==> flow/design.v <==
module sync_fifo (
    input  wire        clk,
    input  wire        reset,
    input  wire        FIFO_WR_EN,
    input  wire        FIFO_RD_EN,
    input  wire [31:0] write_data,
    output reg  [31:0] read_data,
    output wire        FIFO_FULL,
    output wire        FIFO_EMPTY
);
    localparam DEPTH      = 16;
    localparam ADDR_WIDTH = 4;            
    localparam PTR_WIDTH  = ADDR_WIDTH + 1;  
    reg [31:0] mem [0:DEPTH-1];
    reg [PTR_WIDTH-1:0] wr_ptr;    
    reg [PTR_WIDTH-1:0] rd_ptr;
    wire [ADDR_WIDTH-1:0] wr_addr = wr_ptr[ADDR_WIDTH-1:0];
    wire [ADDR_WIDTH-1:0] rd_addr = rd_ptr[ADDR_WIDTH-1:0];
    assign FIFO_EMPTY = (wr_ptr == rd_ptr);
    assign FIFO_FULL =
        (wr_addr == rd_addr) && (wr_ptr[PTR_WIDTH-1] != rd_ptr[PTR_WIDTH-1]);
    always @(posedge clk or posedge reset) begin
        if (reset) begin
            wr_ptr <= 0;
        end else begin
            if (FIFO_WR_EN && !FIFO_FULL) begin
                mem[wr_addr] <= write_data;
                wr_ptr <= wr_ptr + 1;        
            end
        end
    end
    always @(posedge clk or posedge reset) begin
        if (reset) begin
            rd_ptr <= 0;
            read_data <= 0;
        end else begin
            if (FIFO_RD_EN && !FIFO_EMPTY) begin
                read_data <= mem[rd_addr];
                rd_ptr <= rd_ptr + 1;        
            end
        end
    end
endmodule
`timescale 1ns / 1ps
module dma_controller(
    input wire clk,
    input wire reset,
    input wire trigger,
    input wire [4:0] length,
    input wire [31:0] source_address,
    input wire [31:0] destination_add,
    input wire ARREADY,
    input wire [31:0] RDATA,
    input wire RVALID,
    input wire AWREADY,
    input wire WREADY,
    input wire BVALID,
    output reg done,
    output reg [31:0] ARADDR,
    output reg ARVALID,
    output reg RREADY,
    output reg [31:0] AWADDR,
    output reg AWVALID,
    output reg [31:0] WDATA,
    output reg WVALID,
    output reg BREADY
);
    localparam READ_IDLE = 2'b00;
    localparam READ_INIT = 2'b01;
    localparam READ_WAIT = 2'b10;
    localparam READ_DATA = 2'b11;
    localparam WRITE_IDLE = 3'b000;
    localparam WRITE_WAIT = 3'b001;
    localparam WRITE_DATA = 3'b010;
    localparam WRITE_AW_HANDSHAKE = 3'b011;
    localparam WRITE_W_HANDSHAKE = 3'b100;
    localparam WRITE_RESP = 3'b101;
    localparam WRITE_STALL = 3'b110;
    reg [1:0] read_state;
    reg [2:0] write_state;
    reg [4:0] read_count, write_count;
    reg [31:0] current_read_addr, current_write_addr;
    reg [2:0] xfer_words;    
    reg fifo_write_en, fifo_read_en;
    wire fifo_full, fifo_empty;
    wire [31:0] fifo_read_data;
    reg [31:0] fifo_write_data;
    wire read_done, write_done;
    sync_fifo fifo (
        .clk(clk),
        .reset(reset),
        .FIFO_RD_EN(fifo_read_en),
        .FIFO_WR_EN(fifo_write_en),
        .write_data(fifo_write_data),
        .read_data(fifo_read_data),
        .FIFO_FULL(fifo_full),
        .FIFO_EMPTY(fifo_empty)
    );
    assign read_done = (read_count == xfer_words) && !(xfer_words == 0);
    assign write_done = (write_count == xfer_words) && !(xfer_words == 0);
    always @(posedge clk or posedge reset) begin
        if (reset) begin
            done <= 0;
        end
        else if (read_state == READ_IDLE && trigger) begin
            done <= 0;
        end
        else begin
            done <= read_done && write_done;
        end
    end    
    always @(posedge clk or posedge reset) begin
        if (reset) begin
            read_state <= READ_IDLE;
            read_count <= 0;
            xfer_words <= 0;
            ARADDR <= 0;
            ARVALID <= 0;
            RREADY <= 1;
            fifo_write_en <= 0;
        end else begin
            case (read_state)
                READ_IDLE: begin
                    ARADDR <= 0;
                    ARVALID <= 0;
                    if (trigger) begin
                        read_count <= 0;
                        xfer_words <= length[4:2];
                        current_read_addr <= source_address;
                        read_state <= READ_INIT;
                    end    
                end
                READ_INIT: begin
                    fifo_write_en <= 0;
                    if (read_count == xfer_words) begin    
                        read_state <= READ_IDLE;
                    end
                    else if (!fifo_full) begin
                        ARADDR <= current_read_addr;
                        ARVALID <= 1;
                        read_state <= READ_WAIT;
                    end
                end
                READ_WAIT: begin
                    if (ARREADY && ARVALID) begin
                        ARVALID <= 0;
                        read_state <= READ_DATA;
                    end
                end
                READ_DATA: begin
                    if (RVALID && RREADY) begin
                        fifo_write_en <= 1;
                        fifo_write_data <= RDATA;
                        read_count <= read_count + 1;
                        current_read_addr <= current_read_addr + 4;                 
                        read_state <= READ_INIT;
                    end    
                end                      
                default: read_state <= READ_IDLE;
            endcase
        end
    end
    always @(posedge clk or posedge reset) begin
        if (reset) begin
            write_state <= WRITE_IDLE;
            write_count <= 0;
            AWADDR <= 32'b0;            
            WDATA <= 32'b0;            
            AWVALID <= 0;
            WVALID <= 0;
            BREADY <= 1;
            fifo_read_en <= 0;
        end 
        else begin
            case (write_state)
                WRITE_IDLE: begin
                    AWADDR <= 32'b0;
                    WDATA <= 32'b0;
                    AWVALID <= 0;
                    WVALID <= 0;
                    if(!fifo_empty) begin
                        write_count <= 0;
                        current_write_addr <= destination_add;
                        fifo_read_en <= 1;
                        write_state <= WRITE_WAIT;
                    end
                    else if (trigger && read_state == READ_IDLE) begin
                        write_count <= 0;
                    end
                end
                WRITE_WAIT: begin
                    fifo_read_en <= 0;
                    if (write_count == xfer_words) begin   
                        write_state <= WRITE_IDLE;
                    end    
                    else begin
                        write_state <= WRITE_DATA;
                    end
                end
                WRITE_DATA: begin
                        AWADDR <= current_write_addr;
                        AWVALID <= 1;
                        WDATA <= fifo_read_data;
                        WVALID <= 1;
                        write_state <= WRITE_AW_HANDSHAKE;
                end
                WRITE_AW_HANDSHAKE: begin
                    if(AWVALID && AWREADY) begin
                        AWVALID <= 0;
                        write_state <= WRITE_W_HANDSHAKE;
                    end
                end
                WRITE_W_HANDSHAKE: begin
                    if(WVALID && WREADY) begin
                        WVALID <= 0;
                        write_state <= WRITE_RESP;
                    end
                end
                WRITE_RESP: begin
                    if(BVALID && BREADY) begin
                        write_count <= write_count + 1;
                        current_write_addr <= current_write_addr + 4;
                        if (!fifo_empty) begin
                            fifo_read_en <= 1;
                            write_state <= WRITE_WAIT;
                        end
                        else begin
                            write_state <= WRITE_STALL;
                        end
                    end
                end
                WRITE_STALL: begin
                    if (write_count == xfer_words) begin
                        write_state <= WRITE_IDLE;
                    end
                    else if (!fifo_empty) begin
                        fifo_read_en <= 1;
                        write_state <= WRITE_WAIT;
                    end
                end
                default: write_state <= WRITE_WAIT;
            endcase 
        end
    end
endmodule  
## Reports on dma_controller

Tool output for the design above, in the order of the flow.
Line numbers count from 1 in the design file above.
Operators: Yosys type, input widths -> output width; for muxes data width and select width s.
Not given: n/a

- Top module: dma_controller
- Clock: clk
- Standard-cell library: sky130hd
- Corner: tt_025C_1v80

## Word level

Yosys after proc, flatten, opt, wreduce and memory -nomap, before mapping. Print and check cells are not counted. Equal cells are merged and count once.

- Bits in registers: 770
- Word-level cells: 205
- Bits of input ports: 109
- Output and inout port bits: 102

- Eq/ne operators: 56
- Add/sub/neg operators: 6
- Mux-type cells: 48
- Reduce/logical cells: 58
- Bitwise logic cells: 1

Operators with widths:

| kind | number |
|---|---|
| $pmux 32 s16 | 1 |
| $pmux 32 s2 | 5 |
| $mux 32 | 6 |
| $reduce_and 3->1 | 22 |
| $add 32x3->32 const B | 2 |
| $eq 4x4->1 const B | 16 |
| $eq 4x3->1 const B | 8 |
| $mux 5 | 5 |
| $pmux 3 s7 | 1 |
| $ne 2x2->1 const B | 10 |
| $add 5x1->5 const B | 4 |
| $pmux 5 s2 | 2 |
| $mux 3 | 6 |
| $eq 4x2->1 const B | 4 |
| $reduce_and 4->1 | 3 |
| $mux 2 | 6 |
| $logic_and 1x1->1 | 10 |
| $reduce_bool 2->1 | 5 |
| $eq 5x3->1 | 2 |
| $mux 1 | 10 |
| $eq 3x3->1 const B | 3 |
| $reduce_bool 3->1 | 3 |
| $pmux 1 s3 | 3 |
| $reduce_and 2->1 | 4 |
| $eq 4x1->1 const B | 2 |
| $logic_not 4->1 | 2 |
| $reduce_bool 4->1 | 2 |
| $pmux 2 s4 | 1 |

Other operator kinds: 15; their cells: 21.

## Longest topological paths

Depth = most cells in a row (Yosys ltp): at word level without a register or memory, in the mapped netlist without a sequential cell, where the memories' decode and read muxes count.

- Depth after elaboration: 5
- ABC_AREA: 0
- Mapped depth: 10
- Mapped depth without buffers: 7

## Synthesis result

Source: synth_stat.txt of the flow (Yosys; design flattened, memories mapped). It holds for the ABC_AREA given above (unset counts as 0); a run with the other value may have another netlist.

- Standard cells after synthesis: 2245
- Flip-flop cells: 776
- Sequential area: 22464.0 um^2
- Buffers: 147
- Chip area (Yosys): 31164.9 um^2

Cell types:

| type | number | total area (um^2) |
|---|---|---|
| sky130_fd_sc_hd__edfxtp_1 | 608 | 1.83E+04 |
| sky130_fd_sc_hd__dfrtp_1 | 166 | 4.15E+03 |
| sky130_fd_sc_hd__nand2_1 | 226 | 848.314 |
| sky130_fd_sc_hd__a21oi_1 | 123 | 615.59 |
| sky130_fd_sc_hd__nor2_1 | 133 | 499.229 |
| sky130_fd_sc_hd__mux2i_1 | 47 | 470.451 |
| sky130_fd_sc_hd__a22oi_1 | 62 | 465.446 |
| sky130_fd_sc_hd__o21ai_0 | 86 | 430.413 |
| sky130_fd_sc_hd__xnor2_1 | 43 | 376.611 |
| sky130_fd_sc_hd__a221oi_1 | 42 | 367.853 |
| sky130_fd_sc_hd__a22o_1 | 40 | 350.336 |
| sky130_fd_sc_hd__clkbuf_1 | 91 | 341.578 |
| sky130_fd_sc_hd__xor2_1 | 35 | 306.544 |
| sky130_fd_sc_hd__nand2b_1 | 48 | 300.288 |
| sky130_fd_sc_hd__nand3_1 | 59 | 295.283 |
| sky130_fd_sc_hd__o21ai_1 | 45 | 225.216 |
| sky130_fd_sc_hd__nand4_1 | 28 | 175.168 |
| sky130_fd_sc_hd__a222oi_1 | 15 | 150.144 |

Other cell types: 55; their cells: 348.
The figures by module come from a second, unflattened synthesis with its own total; it is not the netlist above.

- Cells (unflattened synthesis): 2175
- Area (unflattened synthesis): 30957.2 um^2

Rows give one instance, submodules left out.

By module:

| module | sequential area (um^2) | cells | area (um^2) | times used |
|---|---|---|---|---|
| sync_fifo | 16425.8 | 1316 | 21146.5 | 1 |
| dma_controller | 6038.3 | 859 | 9810.7 | 1 |

## Path before layout

Path of least setup slack by OpenSTA after synthesis, without wires, with an ideal clock, recovery checks aside; 20% of the period is set as input and as output delay. Where synthesis merged equal registers, the netlist keeps one of their names.

- Path kind: input -> register
- Start: input reset
- End: register fifo.mem[12][0]
- Period: 4.0 ns
- Buffers on the path: 0
- Library setup time: 0.421 ns
- Launch time at the first pin: 0.800 ns
- Stages: 3
- Path delay: 6.048 ns
- Required time: 3.579 ns
- Path slack: -2.849 ns
- Input delay: 0.800 ns
- Arrival time: 6.427 ns
- Synthesis period reached: 6.849 ns

"path delay" is the arrival time less input delay plus setup time.
"stages": output pins that drive a net of the path, with the launching flip-flop's if there is one; two outputs of one cell count as two.
"synthesis period reached" is the clock period less the worst setup slack; recovery checks do not enter. This is arithmetic on one report: input and output delays are still those of the set period (20% each).
The rows between start and end are the longest chain of elaborated cells between them; the timing report does not say that the signal goes this way. Where chains are equally long, one stands for them.
A line is the first line of the expression or statement that the cell stems from. Yosys adds cells for indexed reads and writes and turns some case tables into memories.

- Path through: sky130_fd_sc_hd__inv_1 > sky130_fd_sc_hd__nand3_1 > sky130_fd_sc_hd__nor2_1
- Length of the longest elaborated chain: 2
- Elaborated cells on any way between the ends: 2
- Source lines of those cells: 0
- Those cells by class: logic: 1; reduce/logical: 1

Ends and longest elaborated chain, post-synthesis:

| what | line | RTL |
|---|---|---|
| from (decl) | 47 | `input wire reset,` |
| $not 1->1 | n/a |  |
| $reduce_and 3->1 | n/a |  |
| to (assign) | 27 | `mem[wr_addr] <= write_data;` |
| to (decl) | 14 | `reg [31:0] mem [0:DEPTH-1];` |

## Timing after layout

From the final timing report of flow run A: the path of least setup slack in the routed layout; clock arrival at registers is part of the times.

- Path kind: register -> register
- Start: register fifo.rd_ptr[0]
- End: register fifo.read_data[2]
- Required time: 3.69 ns
- Stages: 9
- Path slack: 0.21 ns
- Buffers on the path: 1
- Launch time at the first pin: 0.61 ns
- Library setup time: 0.12 ns
- Arrival time: 3.48 ns
- Period: 3.2 ns

The rows between start and end are the longest chain of elaborated cells between them; the timing report does not say that the signal goes this way. Where chains are equally long, one stands for them.

- Path through: sky130_fd_sc_hd__dfrtp_1 > sky130_fd_sc_hd__inv_1 > sky130_fd_sc_hd__ha_2 > sky130_fd_sc_hd__or3_1 > sky130_fd_sc_hd__nor3_1 > sky130_fd_sc_hd__buf_4 > sky130_fd_sc_hd__nor2_1 > sky130_fd_sc_hd__and4_1 > sky130_fd_sc_hd__o31ai_1
- Length of the longest elaborated chain: 3
- Elaborated cells on any way between the ends: 20
- Those cells by class: eq/ne: 16; mux: 1; reduce/logical: 3

Ends and longest elaborated chain, post-layout:

| what | line | RTL |
|---|---|---|
| from (decl) | 16 | `reg [PTR_WIDTH-1:0] rd_ptr;` |
| from (assign) | 34 | `rd_ptr <= 0;` |
| from (assign) | 39 | `rd_ptr <= rd_ptr + 1;` |
| $eq 5x5->1 | 19 | `assign FIFO_EMPTY = (wr_ptr == rd_ptr);` |
| $logic_not 1->1 | 37 | `if (FIFO_RD_EN && !FIFO_EMPTY) begin` |
| $logic_and 1x1->1 | 37 |  |
| to (assign) | 35 | `read_data <= 0;` |
| to (assign) | 38 | `read_data <= mem[rd_addr];` |
| to (decl) | 7 | `output reg  [31:0] read_data,` |

Below are 4 stored runs of the flow (Yosys, OpenROAD; platform sky130hd) on dma_controller, each with its settings and what was measured, unordered. Constraints: input delay and output delay 20% of the set period each, output load 0.01 pF.
"clock period reached" is the run's clock period less its worst setup slack. It is reckoned from that one timing run; input and output delays stay at 20% of the period that was set.
"time on the worst setup path" = time allowed to the worst setup path (clock period - input delay - output delay, where it has them) - its slack; a late launch clock adds to it, a late capture clock takes from it.
A setting shown as . is not set for that run.
Results: . = not shown.

| item | flow run A | flow run B | flow run C | flow run D |
|---|---|---|---|---|
| CELL_PAD_IN_SITES_DETAIL_PLACEMENT | 1 | 1 | . | 1 |
| CORE_ASPECT_RATIO | 1.74 | 1.74 | . | . |
| CORE_MARGIN | 10 | 10 | 2 | 2 |
| CORE_UTILIZATION | 61 | 40 | 59 | 40 |
| CTS_CLUSTER_DIAMETER | 184 | 46 | 163 | 46 |
| GPL_ROUTABILITY_DRIVEN | 0 | 1 | . | 0 |
| MAX_ROUTING_LAYER | met4 | . | met5 | . |
| SLEW_MARGIN | 15 | 15 | 25 | 20 |
| TNS_END_PERCENT | 40 | 40 | . | 35 |
| period_ns | 3.2 | 3.2 | 2.07 | 3.2 |
| CAP_MARGIN | 20 | 20 | 20 | 20 |
| CELL_PAD_IN_SITES_GLOBAL_PLACEMENT | . | . | 3 | . |
| CTS_CLUSTER_SIZE | . | . | 28 | . |
| PLACE_DENSITY_LB_ADDON | . | . | 0.23 | . |
| setup slack of the worst path (ns) | 0.205 | 0.439 | . | 0.427 |
| standard-cell area after layout (um^2) | 36682.7 | 37409.6 | . | 38441.9 |
| clock period reached (ns) | 2.995 | 2.761 | . | 2.773 |
| final design utilization (%) | 72.3 | 48.3 | . | 49.7 |
| area of the die (um^2) | 60880.6 | 89907.9 | . | 80159.8 |
| chip area after synthesis (Yosys) (um^2) | 31164.9 | 31164.9 | . | 31164.9 |
| worst hold slack after layout (ns) | 0.490 | 0.465 | . | 0.467 |
| time on the worst setup path (ns) | 2.99 | 2.76 | . | 2.77 |
| type of the worst setup path | register -> register | register -> register | . | register -> register |

Flow run C: no results, placement failed with FLW-0024
